==> flow/design.v <==
module fifo # (
	parameter DATA_WIDTH = 32,
	parameter DEPTH = 16,
	parameter LOG2DEPTH = 4
) (
	input clk,
	input reset_n,
	input i_flush,
	input [DATA_WIDTH-1:0] i_data,
	input i_write_enable,
	output o_full,
	output [DATA_WIDTH-1:0] o_data,
	input i_read_enable,
	output o_empty,
	output o_almost_empty
);
	reg [DATA_WIDTH-1:0] ram [0:DEPTH-1];
	reg [LOG2DEPTH-1:0] r_read_addr, r_write_addr;
	reg [LOG2DEPTH:0] r_count;
	wire w_enqueue, w_dequeue;
	assign w_dequeue = i_read_enable & !o_empty;
	assign w_enqueue = i_write_enable & (!o_full | i_read_enable);
	always @(posedge clk or negedge reset_n) begin
		if (!reset_n) begin
			r_write_addr <= 0;
		end else begin
			if (i_flush) begin
				r_write_addr <= 0;
			end else if (w_enqueue) begin
				if (r_write_addr == DEPTH-1) begin
					r_write_addr <= 0;
				end else begin
					r_write_addr <= r_write_addr + 1;
				end
			end
		end
	end
	integer  i;
	always @(posedge clk or negedge reset_n) begin
		if (!reset_n) begin
			for (i = 0; i < DEPTH; i = i + 1) begin
				ram[i] <= 0;
			end
		end else if (w_enqueue) begin
			ram[r_write_addr] <= i_data;
		end
	end
	always @(posedge clk or negedge reset_n) begin
		if (!reset_n) begin
			r_read_addr <= 0;
		end else begin
			if (i_flush) begin
				r_read_addr <= 0;
			end else if (w_dequeue) begin
				if (r_read_addr == DEPTH-1) begin
					r_read_addr <= 0;
				end else begin
					r_read_addr <= r_read_addr + 1;
				end
			end
		end
	end
	always @(posedge clk or negedge reset_n) begin
		if (!reset_n) begin
			r_count <= 0;
		end else begin
			if (i_flush) begin
				r_count <= 0;
			end else begin
				if (!o_full & i_write_enable & !w_dequeue) begin
					r_count <= r_count + 1;
				end else if (w_dequeue & !i_write_enable) begin
					r_count <= r_count - 1;
				end
			end
		end
	end
	assign o_full = (r_count == DEPTH);
	assign o_empty = (r_count == 0);
	assign o_almost_empty = (r_count <= 1);
	assign o_data = ~o_empty ? ram[r_read_addr] : 0;
endmodule
module command_control #(
	parameter RESET_CYCLES = 100
) (
	input wire clk,
	input wire reset_n,
	output wire [(32 - 1):0] o_addr,
	output wire [(32 - 1):0] o_write_data,
	output wire o_write_valid,
	input wire i_write_ready,
	input wire [(32 - 1):0] i_read_data,
	output wire o_read_req,
	input wire i_read_valid,
	input wire [((1 + 4 + 4 + 16) - 1):0] usb_flit_data,
	output wire [(8 - 1):0] o_response,
	input wire usb_rd_n,
	input wire usb_wr_n,
	input wire usb_ce_n,
	output wire usb_isout,
	output wire o_sw_reset_n
);
	wire w_parity;
	wire [4-1:0] w_flit_type;
	wire [4-1:0] w_flit_data_len;
	wire [16-1:0] w_flit_payload;
	assign {w_parity, w_flit_type, w_flit_data_len, w_flit_payload} = usb_flit_data;
	wire w_parity_error;
	assign w_parity_error = ^usb_flit_data != 0;
	reg [(32 - 1):0] r_addr;
	localparam STATE_W = 11;
	localparam STATE_WAIT_B = 0;
	localparam STATE_WAIT = 1 << STATE_WAIT_B;				 
	localparam STATE_READ_ADDR_B = 1;
	localparam STATE_READ_ADDR = 1 << STATE_READ_ADDR_B;	 
	localparam STATE_WAIT_READ_B = 2;
	localparam STATE_WAIT_READ = 1 << STATE_WAIT_READ_B;	 
	localparam STATE_SEND_READY_B = 3;
	localparam STATE_SEND_READY = 1 << STATE_SEND_READY_B;	 
	localparam STATE_SEND_DATA_B = 4;
	localparam STATE_SEND_DATA = 1 << STATE_SEND_DATA_B;	 
	localparam STATE_WRITE_ADDR_B = 5;
	localparam STATE_WRITE_ADDR = 1 << STATE_WRITE_ADDR_B;	 
	localparam STATE_WRITE_UPPER_B = 6;
	localparam STATE_WRITE_UPPER = 1 << STATE_WRITE_UPPER_B; 
	localparam STATE_WRITE_LOWER_B = 7;
	localparam STATE_WRITE_LOWER = 1 << STATE_WRITE_LOWER_B; 
	localparam STATE_SYNC_WRITE_B = 8;
	localparam STATE_SYNC_WRITE = 1 << STATE_SYNC_WRITE_B;	 
	localparam STATE_RESET_B = 9;
	localparam STATE_RESET = 1 << STATE_RESET_B;			 
	localparam STATE_RESPOND_B = 10;
	localparam STATE_RESPOND = 1 << STATE_RESPOND_B;		 
	reg [STATE_W-1:0] r_state;
	reg [(8 - 1):0] r_response;
	reg [16-1:0] r_recv_data_count;
	wire w_read_enable;
	wire w_write_enable;
	reg r_usb_ce_n;
	always @(posedge clk or negedge reset_n) begin
		if (!reset_n) begin
			r_usb_ce_n <= 1'b1;
		end else begin
			r_usb_ce_n <= usb_ce_n;
		end
	end
	assign w_read_enable = r_usb_ce_n == 1'b1 && usb_ce_n == 1'b0 && usb_rd_n == 1'b0;
	assign w_write_enable = r_usb_ce_n == 1'b1 && usb_ce_n == 1'b0 && usb_wr_n == 1'b0;
	reg [4-1:0] r_write_data_len;
	reg [(32 - 1):0] r_write_data;
	reg [16:0] r_write_data_count;
	wire w_write_buf_dequeue;
	reg r_write_buf_enqueue;
	wire w_write_buf_flush;
	wire w_write_buf_empty;
	wire [(32 - 1):0] w_write_buf_data;
	fifo write_buffer (
		.clk(clk),
		.reset_n(reset_n),
		.i_flush(w_write_buf_flush),
		.i_data(r_write_data),
		.i_write_enable(r_write_buf_enqueue),
		.o_full(),
		.o_data(w_write_buf_data),
		.i_read_enable(w_write_buf_dequeue),
		.o_empty(w_write_buf_empty),
		.o_almost_empty()
	);
	assign w_write_buf_dequeue = o_write_valid && i_write_ready;
	assign w_write_buf_flush = r_state[STATE_WAIT_B] && !w_write_buf_empty;
	reg [4-1:0] r_read_data_len;
	reg [16:0] r_read_data_count;
	reg r_read_buf_dequeue;
	wire w_read_buf_enqueue;
	wire w_read_buf_empty;
	wire [(32 - 1):0] w_read_buf_data;
	wire w_read_buf_flush;
	reg r_read_valid;  
	fifo read_buffer (
		.clk(clk),
		.reset_n(reset_n),
		.i_data(i_read_data),
		.i_write_enable(w_read_buf_enqueue),
		.i_flush(w_read_buf_flush),
		.o_full(),
		.o_data(w_read_buf_data),
		.i_read_enable(r_read_buf_dequeue),
		.o_empty(w_read_buf_empty),
		.o_almost_empty()
	);
	always @(posedge clk or negedge reset_n) begin
		if (!reset_n) begin
			r_read_valid <= 0;
		end else begin
			r_read_valid <= i_read_valid;
		end
	end
	assign w_read_buf_enqueue = r_state[STATE_WAIT_READ_B] && i_read_valid && r_read_data_count <= r_read_data_len;
	assign o_read_req = r_state[STATE_WAIT_READ_B] & !r_read_valid;
	assign w_read_buf_flush = r_state[STATE_WAIT_B] && !w_read_buf_empty;
	wire w_state_reset;
	assign w_state_reset = usb_flit_data[(1 + 4 + 4 + 16)-1:8] == 17'h0FF_FF && w_read_enable;
	localparam RESET_COUNT_W = $clog2(RESET_CYCLES);
	reg [RESET_COUNT_W-1:0] r_reset_count;
	always @(posedge clk or negedge reset_n) begin
		if (!reset_n) begin
			r_state <= STATE_WAIT;
			r_recv_data_count <= 0;
			r_write_data <= 0;
			r_read_data_len <= 0;
			r_write_data_len <= 0;
			r_addr <= 0;
			r_write_buf_enqueue <= 0;
			r_response <= 8'hff;
			r_reset_count <= 0;
		end else begin
			r_write_buf_enqueue <= 0;
			if (w_state_reset) begin
				r_state <= STATE_WAIT;
			end else begin
				case (r_state)
					STATE_WAIT: begin
						if (w_write_enable) begin
							if (w_parity_error) begin
								r_response <= 8'h01;
								r_state <= STATE_RESPOND;
							end else begin
								case (w_flit_type)
									4'h0: begin
										r_state <= STATE_READ_ADDR;
										r_read_data_len <= w_flit_data_len;
										r_addr <= {w_flit_payload, 16'h0000};
									end
									4'h2: begin
										r_state <= STATE_WRITE_ADDR;
										r_write_data_len <= w_flit_data_len;
										r_recv_data_count <= 0;
										r_addr <= {w_flit_payload, 16'h0000};
									end
									4'h6: begin
										r_state <= STATE_RESET;
										r_reset_count <= 0;
									end
									default: begin
										r_response <= 8'h02;
										r_state <= STATE_RESPOND;
									end
								endcase
							end
						end
					end
					STATE_READ_ADDR: begin
						if (w_write_enable) begin
							if (w_parity_error) begin
								r_response <= 8'h01;
								r_state <= STATE_RESPOND;
							end else if (w_flit_type == 4'h1) begin
								r_addr[(16 - 1):0] <= w_flit_payload;
								r_state <= STATE_WAIT_READ;
							end else begin
								r_response <= 8'h01;
								r_state <= STATE_RESPOND;
							end
						end
					end
					STATE_WRITE_ADDR: begin
						if (w_write_enable) begin
							if (w_parity_error) begin
								r_response <= 8'h01;
								r_state <= STATE_RESPOND;
							end else if (w_flit_type == 4'h3) begin
								r_addr[(16 - 1):0] <= w_flit_payload;
								r_state <= STATE_WRITE_UPPER;
							end else begin
								r_response <= 8'h02;
								r_state <= STATE_RESPOND;
							end
						end
					end
					STATE_WRITE_UPPER: begin
						if (w_write_enable) begin
							if (w_parity_error) begin
								r_response <= 8'h01;
								r_state <= STATE_RESPOND;
							end else if (w_flit_type == 4'h4) begin
								r_state <= STATE_WRITE_LOWER;
								r_write_data <= {w_flit_payload, 16'h0000};
							end else begin
								r_response <= 8'h02;
								r_state <= STATE_RESPOND;
							end
						end
					end
					STATE_WRITE_LOWER: begin
						if (w_write_enable) begin
							if (w_parity_error) begin
								r_response <= 8'h01;
								r_state <= STATE_RESPOND;
							end else if (w_flit_type == 4'h5) begin
								r_write_data[(16 - 1):0] <= w_flit_payload;
								r_write_buf_enqueue <= 1;
								if (r_recv_data_count == r_write_data_len) begin
									r_state <= STATE_SYNC_WRITE;
								end else begin
									r_recv_data_count <= r_recv_data_count + 1;
									r_state <= STATE_WRITE_UPPER;
								end
							end else begin
								r_response <= 8'h02;
								r_state <= STATE_RESPOND;
							end
						end
					end
					STATE_SYNC_WRITE: begin
						if (w_write_buf_empty && !r_write_buf_enqueue) begin
							r_response <= 8'h00;
							r_state <= STATE_RESPOND;
						end
					end
					STATE_WAIT_READ: begin
						if (r_read_data_count == r_read_data_len + 1) begin
							r_state <= STATE_SEND_READY;
						end
					end
					STATE_SEND_READY: begin
						if (w_read_enable) begin
							r_state <= STATE_SEND_DATA;
						end
					end
					STATE_SEND_DATA: begin
						if (w_read_buf_empty) begin
							r_response <= 8'h00;
							r_state <= STATE_RESPOND;
						end
					end
					STATE_RESET: begin
						if (r_reset_count == RESET_CYCLES) begin
							r_state <= STATE_RESPOND;
							r_response <= 8'h00;
						end else begin
							r_reset_count <= r_reset_count + 1;
						end
					end
					STATE_RESPOND: begin
						if (w_read_enable) begin
							r_state <= STATE_WAIT;
						end
					end
				endcase
			end
		end
	end
	always @(posedge clk or negedge reset_n) begin
		if (!reset_n) begin
			r_read_data_count <= 0;
		end else begin
			if (r_state[STATE_READ_ADDR_B]) begin
				r_read_data_count <= 0;
			end else if (r_state[STATE_WAIT_READ_B] && r_read_data_count <= r_read_data_len) begin
				if (i_read_valid) begin
					r_read_data_count <= r_read_data_count + 1;
				end
			end
		end
	end
	always @(posedge clk or negedge reset_n) begin
		if (!reset_n) begin
			r_write_data_count <= 0;
		end else begin
			if (r_state[STATE_WRITE_ADDR_B]) begin
				r_write_data_count <= 0;
			end else if (w_write_buf_dequeue) begin
				r_write_data_count <= r_write_data_count + 1;
			end
		end
	end
	reg [1:0] r_byte_count;
	always @(posedge clk or negedge reset_n) begin
		if (!reset_n) begin
			r_byte_count <= 0;
			r_read_buf_dequeue <= 0;
		end else begin
			r_read_buf_dequeue <= 0;
			if (r_state[STATE_SEND_DATA_B]) begin
				if (w_read_enable) begin
					if (r_byte_count == 3) begin
						r_byte_count <= 0;
						r_read_buf_dequeue <= 1;
					end else begin
						r_byte_count <= r_byte_count + 1;
					end
				end
			end
		end
	end
	reg [(8 - 1):0] r_response_out;
	reg [1:0] r_isout_pipe;
	always @(posedge clk or negedge reset_n) begin
		if (!reset_n) begin
			r_response_out <= 8'hff;
			r_isout_pipe <= 0;
		end else begin
			r_isout_pipe <= {r_isout_pipe[0], (usb_ce_n == 1'b0 && usb_rd_n == 1'b0)};
			if (w_read_enable) begin
				case (r_state)
					STATE_SEND_READY: begin
						r_response_out <= 8'h03;
					end
					STATE_SEND_DATA: begin
						r_response_out <= w_read_buf_data[r_byte_count * 8 +: 8];
					end
					STATE_RESPOND: begin
						r_response_out <= r_response;
					end
					default: begin
						r_response_out <= 8'hff;
					end
				endcase
			end
		end
	end
	assign o_response = r_response_out;
	assign usb_isout = r_isout_pipe[1];
	assign o_addr = (r_state[STATE_WAIT_READ_B]) ? r_addr + (r_read_data_count * 4) :
					(o_write_valid) ? r_addr + (r_write_data_count * 4) : 0;
	assign o_write_data = w_write_buf_data;
	assign o_write_valid = (r_state[STATE_WRITE_UPPER_B] || r_state[STATE_WRITE_LOWER_B] ||
							r_state[STATE_SYNC_WRITE_B]) && !w_write_buf_empty;
	assign o_sw_reset_n = r_state[STATE_RESET_B] ? 1'b0 : 1'b1;
endmodule
`timescale 1 ns / 1 ps
	module usb_interface_v1_0_M00_AXI #
	(
		parameter  C_M_START_DATA_VALUE	= 32'h00000000,
		parameter  C_M_TARGET_SLAVE_BASE_ADDR	= 32'h00000000,
		parameter integer C_M_AXI_ADDR_WIDTH	= 32,
		parameter integer C_M_AXI_DATA_WIDTH	= 32,
		parameter integer C_M_TRANSACTIONS_NUM	= 4
	)
	(
		input wire [(32 - 1):0] i_addr,
		input wire [(32 - 1):0] i_write_data,
		input wire i_write_valid,
		output wire o_write_ready,
		output wire [(32 - 1):0] o_read_data,
		input wire i_read_req,
		output wire o_read_data_valid,
		input wire  M_AXI_ACLK,
		input wire  M_AXI_ARESETN,
		output wire [C_M_AXI_ADDR_WIDTH-1 : 0] M_AXI_AWADDR,
		output wire [2 : 0] M_AXI_AWPROT,
		output wire  M_AXI_AWVALID,
		input wire  M_AXI_AWREADY,
		output wire [C_M_AXI_DATA_WIDTH-1 : 0] M_AXI_WDATA,
		output wire [C_M_AXI_DATA_WIDTH/8-1 : 0] M_AXI_WSTRB,
		output wire  M_AXI_WVALID,
		input wire  M_AXI_WREADY,
		input wire [1 : 0] M_AXI_BRESP,
		input wire  M_AXI_BVALID,
		output wire  M_AXI_BREADY,
		output wire [C_M_AXI_ADDR_WIDTH-1 : 0] M_AXI_ARADDR,
		output wire [2 : 0] M_AXI_ARPROT,
		output wire  M_AXI_ARVALID,
		input wire  M_AXI_ARREADY,
		input wire [C_M_AXI_DATA_WIDTH-1 : 0] M_AXI_RDATA,
		input wire [1 : 0] M_AXI_RRESP,
		input wire  M_AXI_RVALID,
		output wire  M_AXI_RREADY
	);
	reg r_axi_awvalid, r_axi_wvalid, r_axi_bready;
	reg r_axi_arvalid, r_axi_rready;
	reg [C_M_AXI_ADDR_WIDTH-1 : 0] 	r_axi_awaddr;
	reg [C_M_AXI_DATA_WIDTH-1 : 0] 	r_axi_wdata;
	reg [C_M_AXI_ADDR_WIDTH-1 : 0] 	r_axi_araddr;
	reg [C_M_AXI_DATA_WIDTH-1 : 0] r_read_data;
	reg r_rvalid;
	reg r_read_req, r_read_req_delayed;
	reg r_write_valid, r_write_valid_delayed;
	reg r_axi_awready, r_axi_wready;
	wire w_raise_read_req;
	wire w_raise_write_valid;
	assign w_raise_read_req = r_read_req && ~r_read_req_delayed;
	assign w_raise_write_valid = r_write_valid && ~r_write_valid_delayed;
	assign M_AXI_AWADDR	= C_M_TARGET_SLAVE_BASE_ADDR + r_axi_awaddr;
	assign M_AXI_WDATA	= r_axi_wdata;
	assign M_AXI_AWPROT	= 3'b000;
	assign M_AXI_AWVALID	= r_axi_awvalid;
	assign M_AXI_WVALID	= r_axi_wvalid;
	assign M_AXI_WSTRB	= 4'b1111;
	assign M_AXI_BREADY	= r_axi_bready;
	assign M_AXI_ARADDR	= C_M_TARGET_SLAVE_BASE_ADDR + r_axi_araddr;
	assign M_AXI_ARVALID	= r_axi_arvalid;
	assign M_AXI_ARPROT	= 3'b001;
	assign M_AXI_RREADY = i_read_req;
	assign o_write_ready = r_axi_awready && r_axi_wready;
	assign o_read_data_valid = r_rvalid;
	assign o_read_data = r_read_data;
	always @(posedge M_AXI_ACLK) begin
		if (M_AXI_ARESETN == 0) begin
			r_read_req <= 0;
			r_read_req_delayed <= 0;
			r_write_valid <= 0;
			r_write_valid_delayed <= 0;
		end else begin
			r_read_req <= i_read_req;
			r_read_req_delayed <= r_read_req;
			r_write_valid <= i_write_valid;
			r_write_valid_delayed <= r_write_valid;
		end
	end
	always @(posedge M_AXI_ACLK) begin
		if (M_AXI_ARESETN == 0) begin
			r_axi_awvalid <= 1'b0;
		end else begin
			if (w_raise_write_valid) begin
				r_axi_awvalid <= 1'b1;
			end else if (M_AXI_AWREADY && r_axi_awvalid) begin
				r_axi_awvalid <= 1'b0;
			end
		end
	end
	always @(posedge M_AXI_ACLK) begin
		if (M_AXI_ARESETN == 0) begin
			r_axi_wvalid <= 1'b0;
		end else if (w_raise_write_valid) begin
			r_axi_wvalid <= 1'b1;
 		end else if (M_AXI_WREADY && r_axi_wvalid) begin
			r_axi_wvalid <= 1'b0;
		end
	end
	always @(posedge M_AXI_ACLK) begin
		if (M_AXI_ARESETN == 0) begin
			r_axi_awready <= 1'b0;
			r_axi_wready <= 1'b0;
		end else begin
			if (r_axi_awready && r_axi_wready) begin
				r_axi_awready <= 1'b0;
				r_axi_wready <= 1'b0;
			end else begin
				if (M_AXI_AWREADY) begin
					r_axi_awready <= 1'b1;
				end
				if (M_AXI_WREADY) begin
					r_axi_wready <= 1'b1;
				end
			end
		end
	end
	always @(posedge M_AXI_ACLK) begin
		if (M_AXI_ARESETN == 0) begin
			r_axi_bready <= 1'b0;
		end else if (M_AXI_BVALID && ~r_axi_bready) begin
			r_axi_bready <= 1'b1;
		end else if (r_axi_bready) begin
			r_axi_bready <= 1'b0;
		end
	end
	always @(posedge M_AXI_ACLK) begin
		if (M_AXI_ARESETN == 0) begin
			r_axi_arvalid <= 1'b0;
		end else if (w_raise_read_req) begin
			r_axi_arvalid <= 1'b1;
		end	else if (M_AXI_ARREADY && r_axi_arvalid) begin
				r_axi_arvalid <= 1'b0;
		end
	end
	always @(posedge M_AXI_ACLK) begin
		if (M_AXI_ARESETN == 0) begin
			r_read_data <= 0;
			r_rvalid <= 0;
		end else begin
			r_rvalid <= M_AXI_RVALID;
			if (M_AXI_RVALID) begin
				r_read_data <= M_AXI_RDATA;
			end
		end
	end
	always @(posedge M_AXI_ACLK) begin
		if (M_AXI_ARESETN == 0) begin
			r_axi_awaddr <= 0;
		end else if (w_raise_write_valid) begin
			r_axi_awaddr <= i_addr;
		end
	end
	always @(posedge M_AXI_ACLK) begin
		if (M_AXI_ARESETN == 0) begin
			r_axi_wdata <= C_M_START_DATA_VALUE;
		end else if (w_raise_write_valid) begin
			r_axi_wdata <= i_write_data;
		end
	end
	always @(posedge M_AXI_ACLK) begin
		if (M_AXI_ARESETN == 0) begin
			r_axi_araddr <= 0;
		end else if (w_raise_read_req) begin
			r_axi_araddr <= i_addr;
		end
	end
endmodule
`timescale 1 ns / 1 ps
module usb_interface_v1_0 #
(
	parameter RESET_CYCLES = 100,
	parameter  C_M00_AXI_START_DATA_VALUE	= 32'h00000000,
	parameter  C_M00_AXI_TARGET_SLAVE_BASE_ADDR	= 32'h00000000,
	parameter integer C_M00_AXI_ADDR_WIDTH	= 32,
	parameter integer C_M00_AXI_DATA_WIDTH	= 32,
	parameter integer C_M00_AXI_TRANSACTIONS_NUM	= 4
) (
	input wire [(8 - 1):0] usb_data_in,
	output wire [(8 - 1):0] usb_data_out,
	output wire usb_data_oe,
	input wire [(1 + 4 + 4 + 16)-8-1:0] usb_addr,
	input wire usb_rd_n,
	input wire usb_wr_n,
	input wire usb_ce_n,
	output wire sw_reset_n,
	input wire  m00_axi_aclk,
	input wire  m00_axi_aresetn,
	output wire [C_M00_AXI_ADDR_WIDTH-1 : 0] m00_axi_awaddr,
	output wire [2 : 0] m00_axi_awprot,
	output wire  m00_axi_awvalid,
	input wire  m00_axi_awready,
	output wire [C_M00_AXI_DATA_WIDTH-1 : 0] m00_axi_wdata,
	output wire [C_M00_AXI_DATA_WIDTH/8-1 : 0] m00_axi_wstrb,
	output wire  m00_axi_wvalid,
	input wire  m00_axi_wready,
	input wire [1 : 0] m00_axi_bresp,
	input wire  m00_axi_bvalid,
	output wire  m00_axi_bready,
	output wire [C_M00_AXI_ADDR_WIDTH-1 : 0] m00_axi_araddr,
	output wire [2 : 0] m00_axi_arprot,
	output wire  m00_axi_arvalid,
	input wire  m00_axi_arready,
	input wire [C_M00_AXI_DATA_WIDTH-1 : 0] m00_axi_rdata,
	input wire [1 : 0] m00_axi_rresp,
	input wire  m00_axi_rvalid,
	output wire  m00_axi_rready
);
	wire [(32 - 1):0] w_addr_from_usb;
	wire [(32 - 1):0] w_usb_write_data;
	wire w_usb_write_valid;
	wire w_usb_write_ready;
	wire [(32 - 1):0] w_usb_read_data;
	wire w_usb_read_req;
	wire w_usb_read_valid;
	wire w_is_output;
	wire [(8 - 1):0] w_usb_in_data;
	wire [(8 - 1):0] w_usb_out_data;
	usb_interface_v1_0_M00_AXI # (
		.C_M_START_DATA_VALUE(C_M00_AXI_START_DATA_VALUE),
		.C_M_TARGET_SLAVE_BASE_ADDR(C_M00_AXI_TARGET_SLAVE_BASE_ADDR),
		.C_M_AXI_ADDR_WIDTH(C_M00_AXI_ADDR_WIDTH),
		.C_M_AXI_DATA_WIDTH(C_M00_AXI_DATA_WIDTH),
		.C_M_TRANSACTIONS_NUM(C_M00_AXI_TRANSACTIONS_NUM)
	) usb_interface_v1_0_M00_AXI_inst (
		.i_addr(w_addr_from_usb),
		.i_write_data(w_usb_write_data),
		.i_write_valid(w_usb_write_valid),
		.o_write_ready(w_usb_write_ready),
		.o_read_data(w_usb_read_data),
		.i_read_req(w_usb_read_req),
		.o_read_data_valid(w_usb_read_valid),
		.M_AXI_ACLK(m00_axi_aclk),
		.M_AXI_ARESETN(m00_axi_aresetn),
		.M_AXI_AWADDR(m00_axi_awaddr),
		.M_AXI_AWPROT(m00_axi_awprot),
		.M_AXI_AWVALID(m00_axi_awvalid),
		.M_AXI_AWREADY(m00_axi_awready),
		.M_AXI_WDATA(m00_axi_wdata),
		.M_AXI_WSTRB(m00_axi_wstrb),
		.M_AXI_WVALID(m00_axi_wvalid),
		.M_AXI_WREADY(m00_axi_wready),
		.M_AXI_BRESP(m00_axi_bresp),
		.M_AXI_BVALID(m00_axi_bvalid),
		.M_AXI_BREADY(m00_axi_bready),
		.M_AXI_ARADDR(m00_axi_araddr),
		.M_AXI_ARPROT(m00_axi_arprot),
		.M_AXI_ARVALID(m00_axi_arvalid),
		.M_AXI_ARREADY(m00_axi_arready),
		.M_AXI_RDATA(m00_axi_rdata),
		.M_AXI_RRESP(m00_axi_rresp),
		.M_AXI_RVALID(m00_axi_rvalid),
		.M_AXI_RREADY(m00_axi_rready)
	);
	assign w_usb_in_data = usb_data_in;
	assign usb_data_out = w_usb_out_data;
	assign usb_data_oe = w_is_output;
	command_control #(
		.RESET_CYCLES(RESET_CYCLES)
	) command_control_inst (
		.clk(m00_axi_aclk),
		.reset_n(m00_axi_aresetn),
		.o_addr(w_addr_from_usb),
		.o_write_data(w_usb_write_data),
		.o_write_valid(w_usb_write_valid),
		.i_write_ready(w_usb_write_ready),
		.i_read_data(w_usb_read_data),
		.o_read_req(w_usb_read_req),
		.i_read_valid(w_usb_read_valid),
		.o_sw_reset_n(sw_reset_n),
		.o_response(w_usb_out_data),
		.usb_rd_n(usb_rd_n),
		.usb_wr_n(usb_wr_n),
		.usb_ce_n(usb_ce_n),
		.usb_flit_data({usb_addr, w_usb_in_data}),
		.usb_isout(w_is_output)
	);
endmodule
Wiki page: usb_interface_v1_0 / tool data

======== From RTL to reports: usb_interface_v1_0 ========
Tool output for the design above before and after an edit, in the order of the flow.
"before" refers to lines of the RTL above, "after" to lines of the edited file.
"change" is "after" less "before", of the values as shown.
Operators: Yosys type, input widths -> output width; for muxes data width and select width s.
Library cell names are shortened.
A cell with - has no value.
set-up
  top module .............................. usb_interface_v1_0
  clock ................................... m00_axi_aclk
  cell library ............................ sky130hd
  library corner .......................... tt_025C_1v80

======== Diff ========
The edit as a unified diff against the file above.
A script made this edit. It changes what the design does and was not meant as an optimisation.
begin of diff
@@ -501,12 +501,11 @@
 			r_read_req_delayed <= 0;
 			r_write_valid <= 0;
-			r_write_valid_delayed <= 0;
 		end else begin
 			r_read_req <= i_read_req;
 			r_read_req_delayed <= r_read_req;
 			r_write_valid <= i_write_valid;
-			r_write_valid_delayed <= r_write_valid;
-		end
-	end
+		end
+	end
+	always @(*) r_write_valid_delayed = r_write_valid;
 	always @(posedge M_AXI_ACLK) begin
 		if (M_AXI_ARESETN == 0) begin
end of diff

======== Elaborated design ========
Source: Yosys, flattened and elaborated. Widths are those after wreduce. Registers that Yosys merges into a memory's read port (data or address) are not register bits. Print and check cells do not count. Equal cells are merged and count once.
cells by class
  item                           before  after  change
  add/subtract/negate cells      16      14     -2
  $lt $le $gt $ge                1       1      0
  equality and inequality tests  122     90     -32
  shift-type cells               1       1      0
  mux-type cells                 120     101    -19
  bitwise operators              22      19     -3
  reduce/logical cells           105     77     -28
operator list
  cell                 before  after  change
  $reduce_and 2->1     34      18     -16
  $eq 4x4->1 const B   32      16     -16
  $eq 4x3->1 const B   19      11     -8
  $mux 16              22      16     -6
  $mux 4               12      6      -6
  $reduce_bool 2->1    13      8      -5
  $mux 1               16      12     -4
  $eq 4x2->1 const B   10      6      -4
  $logic_and 1x1->1    20      17     -3
  $eq 4x1->1 const B   5       3      -2
  $logic_not 4->1      5       3      -2
  $add 4x1->4 const B  4       2      -2
  $ne 2x1->1 const B   12      11     -1
  $and 1x1->1          11      10     -1
  $ne 2x2->1 const B   10      9      -1
  $not 1->1            9       8      -1
  $mux 32              4       3      -1
  $reduce_and 5->1     4       3      -1
  $or 1x1->1           2       1      -1
  $pmux 16 s2          2       1      -1
  $pmux 32 s16         2       1      -1
  $reduce_and 8->1     1       0      -1
  $mux 11              21      21     0
  $mux 8               18      18     0
  $ne 3x1->1 const B   10      10     0
  $logic_not 1->1      9       9      0
  $mux 5               6       6      0
  $ne 3x2->1 const B   6       6      0
Not every row of either side is listed.
storage and ports
  item                   before  after  change
  register bits          1353    733    -620
  input bits             71      71     0
  output and inout bits  121     121    0
  elaborated cells       459     349    -110

======== Depth ========
Yosys ltp: most cells in a row. Word level: on the elaborated netlist, between registers, memories and ports. Mapped: between sequential cells and ports; inverters and the memories' decode and read muxes count.
logic depth
  item                           before  after  change
  depth after elaboration        9       9      0
  ABC_AREA                       0       0      -
  mapped depth                   15      15     0
  gate-level depth less buffers  14      15     +1

======== Mapped cells and area ========
Yosys stat after the flow's synthesis: flattened, memories mapped to cells. It holds for the ABC_AREA given above (unset counts as 0); a run with the other value may have another netlist.
mapped netlist
  item                            before   after    change
  standard cells after synthesis  5125     3152     -1973
  synthesis area (sq um)          61739.2  35850.6  -25888.6
  sequential area (sq um)         33053.0  17878.4  -15174.6
  mapped flip-flops               1348     728      -620
  buffer cells                    433      290      -143
cells by type
  cell type  before  after  change
  dfrtp_1    1196    644    -552
  mux2_2     1073    559    -514
  a22oi_1    254     108    -146
  clkbuf_1   301     159    -142
  a21oi_1    177     109    -68
  dfxtp_1    139     71     -68
  buf_4      10      78     +68
  nand2_1    231     178    -53
  a22o_1     90      40     -50
  buf_1      84      34     -50
  nand4_1    93      46     -47
  nand3_1    135     95     -40
  nor2_1     204     170    -34
  and3_1     61      27     -34
  inv_1      73      44     -29
  o221ai_1   40      12     -28
  a221oi_1   67      40     -27
  a32oi_1    22      3      -19
Not every row of either side is listed.
The figures by module come from a second, unflattened synthesis with its own total; it is not the netlist above.
second synthesis, totals
  item                                             before   after    change
  cell total of the unflattened synthesis          5322     5184     -138
  area total of the unflattened synthesis (sq um)  64156.5  62299.8  -1856.7
Rows give one instance, submodules left out.
modules, before
  module                               instances  cells  area (sq um)  seq. area (sq um)
  fifo                                 2          1843   24209.5       13137.6
  command_control #(RESET_CYCLES=100)  1          1105   10405.0       3995.1
  usb_interface_v1_0_M00_AXI           1          531    5332.6        2782.7
  usb_interface_v1_0                   1          0      0.0           0.0
modules, after
  module                               instances  cells  area (sq um)  seq. area (sq um)
  fifo                                 2          1868   24265.8       13137.6
  command_control #(RESET_CYCLES=100)  1          1105   10405.0       3995.1
  usb_interface_v1_0_M00_AXI           1          343    3363.2        1421.4
  usb_interface_v1_0                   1          0      0.0           0.0

======== Worst setup path after synthesis ========
OpenSTA on the mapped netlist: ideal clock, no wires. The path of least setup slack (recovery checks aside). Input and output delay are each 20% of the period. Register names are those of the netlist, which keeps one name where synthesis merged equal registers.
timing after synthesis
  item                                 before                                          after                                change
  path type                            input to register                               input to register                    -
  from                                 in usb_addr[12]                                 in usb_addr[12]                      -
  to                                   reg command_control_inst.r_recv_data_count[13]  reg command_control_inst.r_addr[21]  -
  period (ps)                          10000                                           10000                                0
  input delay (ps)                     2000                                            2000                                 0
  setup time (ps)                      65                                              125                                  +60
  launch time at the first pin (ps)    2000                                            2000                                 0
  arrival (ps)                         4573                                            4503                                 -70
  required time (ps)                   9935                                            9875                                 -60
  setup slack (ps)                     5362                                            5372                                 +10
  delay of the path (ps)               2638                                            2628                                 -10
  stages                               10                                              12                                   +2
  path buffers                         0                                               2                                    +2
  period reached after synthesis (ps)  4638                                            4628                                 -10
"delay of the path" is the arrival time less input delay plus setup time.
"stages" counts driving pins, that of a launching flip-flop among them; a cell with two outputs on the path counts twice.
"period reached after synthesis" is the clock period less the worst setup slack; recovery checks do not enter. This is arithmetic on one report: input and output delays are still those of the set period (20% each).
Between the ends stands the longest chain of elaborated cells between them, by number of cells; it is not shown to be the way that was timed. Of several equally long chains one is given.
Each line given opens the expression or statement behind the cell; cells for indexed reads and writes are added by Yosys, which also makes memories of some case tables.
At most two assigning lines are given for a register; there are more.
between the ends, after synthesis, before
  cell sequence ........................... inv_1 > ha_1 > xnor2_1 > xnor2_1 > xnor3_1 > xnor2_1 > a41oi_1 > or4_1 > or3_1 > nand2_1
  cells in the longest elaborated chain ... 5
  elaborated cells between the ends (all ways) .. 19
  source lines of those cells ............. 9
  those cells by class .................... eq/ne: 7; mux: 7; logic: 1; reduce/logical: 4
ends and longest elaborated chain, after synthesis, before
  item         RTL line  text
  from (decl)  613       input wire [(1 + 4 + 4 + 16)-8-1:0] usb_addr,
  $eq 4x3->1   299       end else if (w_flit_type == 4'h5) begin
  $mux 16      299
  $mux 16      296       if (w_parity_error) begin
  $mux 16      295       if (w_write_enable) begin
  $pmux 16 s2  221       case (r_state)
  to (assign)  208       r_recv_data_count <= 0;
  to (assign)  305       r_recv_data_count <= r_recv_data_count + 1;
  to (decl)    136       reg [16-1:0] r_recv_data_count;
between the ends, after synthesis, after
  cell sequence ........................... inv_1 > ha_1 > xnor2_1 > xnor2_1 > xnor3_2 > xnor2_1 > nor3_1 > nand3_1 > nor2b_1 > buf_2 > buf_4 > mux2_2
  cells in the longest elaborated chain ... 4
  elaborated cells between the ends (all ways) .. 10
  source lines of those cells ............. 3
  those cells by class .................... eq/ne: 2; logic: 2; reduce/logical: 6
ends and longest elaborated chain, after synthesis, after
  item                RTL line  text
  from (decl)         612       input wire [(1 + 4 + 4 + 16)-8-1:0] usb_addr,
  $reduce_xor 25->1   109       assign w_parity_error = ^usb_flit_data != 0;
  $reduce_bool 32->1  109
  $not 1->1           -
  $reduce_and 5->1    -
  to (assign)         232       r_addr <= {w_flit_payload, 16'h0000};
  to (assign)         238       r_addr <= {w_flit_payload, 16'h0000};
  to (decl)           110       reg [(32 - 1):0] r_addr;

======== Worst path after layout ========
From the final timing report of the runs of pair 1: the path of least setup slack in the routed layout; clock arrival at registers is part of the times.
The report prints the path's times to 10 ps; the period is as set.
timing after layout
  item                               before                                               after                                                change
  path type                          register to register                                 register to register                                 -
  from                               reg command_control_inst.read_buffer.r_read_addr[1]  reg command_control_inst.read_buffer.r_read_addr[0]  -
  to                                 reg command_control_inst.r_response_out[4]           reg command_control_inst.r_response_out[4]           -
  period (ps)                        5490                                                 5490                                                 0
  setup time (ps)                    50                                                   90                                                   +40
  launch time at the first pin (ps)  790                                                  640                                                  -150
  arrival (ps)                       4910                                                 4600                                                 -310
  required time (ps)                 6210                                                 6040                                                 -170
  setup slack (ps)                   1300                                                 1450                                                 +150
  stages                             13                                                   11                                                   -2
  path buffers                       2                                                    1                                                    -1
Between the ends stands the longest chain of elaborated cells between them, by number of cells; it is not shown to be the way that was timed. Of several equally long chains one is given.
At most two assigning lines are given for a register; there are more.
between the ends, after layout, before
  cell sequence ........................... dfrtp_1 > inv_1 > ha_1 > buf_4 > or4_1 > nor2_2 > buf_4 > a222oi_1 > nand4_1 > o21ai_0 > o311ai_0 > o211a_1 > o22a_1
  cells in the longest elaborated chain ... 5
  elaborated cells between the ends (all ways) .. 20
  those cells by class .................... eq/ne: 15; shift: 1; mux: 3; reduce/logical: 1
ends and longest elaborated chain, after layout, before
  item             RTL line  text
  from (decl)      18        reg [LOG2DEPTH-1:0] r_read_addr, r_write_addr;
  from (assign)    50        r_read_addr <= 0;
  from (assign)    58        r_read_addr <= r_read_addr + 1;
  $eq 4x4->1       81        assign o_data = ~o_empty ? ram[r_read_addr] : 0;
  $pmux 32 s16     81
  $mux 32          81
  $shiftx 32x6->8  410       r_response_out <= w_read_buf_data[r_byte_count * 8 +: 8];
  $pmux 8 s3       405       case (r_state)
  to (assign)      410
  to (assign)      413       r_response_out <= r_response;
  to (decl)        396       reg [(8 - 1):0] r_response_out;
between the ends, after layout, after
  cell sequence ........................... dfrtp_1 > inv_1 > ha_1 > and3b_1 > buf_4 > a22oi_1 > nand3_1 > o22ai_1 > o21ai_0 > nor2_1 > o32ai_1
  cells in the longest elaborated chain ... 5
  elaborated cells between the ends (all ways) .. 20
  those cells by class .................... eq/ne: 15; shift: 1; mux: 3; reduce/logical: 1
ends and longest elaborated chain, after layout, after
  item             RTL line  text
  from (decl)      18        reg [LOG2DEPTH-1:0] r_read_addr, r_write_addr;
  from (assign)    50        r_read_addr <= 0;
  from (assign)    58        r_read_addr <= r_read_addr + 1;
  $eq 4x4->1       81        assign o_data = ~o_empty ? ram[r_read_addr] : 0;
  $pmux 32 s16     81
  $mux 32          81
  $shiftx 32x6->8  410       r_response_out <= w_read_buf_data[r_byte_count * 8 +: 8];
  $pmux 8 s3       405       case (r_state)
  to (assign)      410
  to (assign)      413       r_response_out <= r_response;
  to (decl)        396       reg [(8 - 1):0] r_response_out;

======== Flow runs ========
Both versions went through the flow (Yosys, OpenROAD) with the same settings in each pair. Constraints: input delay and output delay 20% of the set period each, output load 0.01 pF.
settings, pair 1
  CORE_UTILIZATION ........................ 40
  PLACE_DENSITY ........................... 0.6
  period_ns ............................... 5.49
  CAP_MARGIN .............................. 20
  CORE_MARGIN ............................. 2
  SLEW_MARGIN ............................. 20
final reports, pair 1
  item                                    before    after    change
  netlist area reported by Yosys (sq um)  61739.2   35850.6  -25888.6
  area of the die (sq um)                 157506.0  92036.4  -65469.6
  std-cell area (final layout) (sq um)    71089.4   40871.7  -30217.7
  post-layout utilization (%)             46.3      46.1     -0.2
  setup slack of the worst path (ps)      1300      1446     +146
  final setup TNS (ps)                    0         0        0
  total power of the final layout (uW)    24393     11454    -12939
  reached clock period (ps)               4190      4044     -146
"reached clock period": clock period set for the run, less the worst setup slack. It is reckoned from that one timing run; input and output delays stay at 20% of the period that was set.
"total power of the final layout": no workload was simulated; the value follows from the tool's default switching activity.
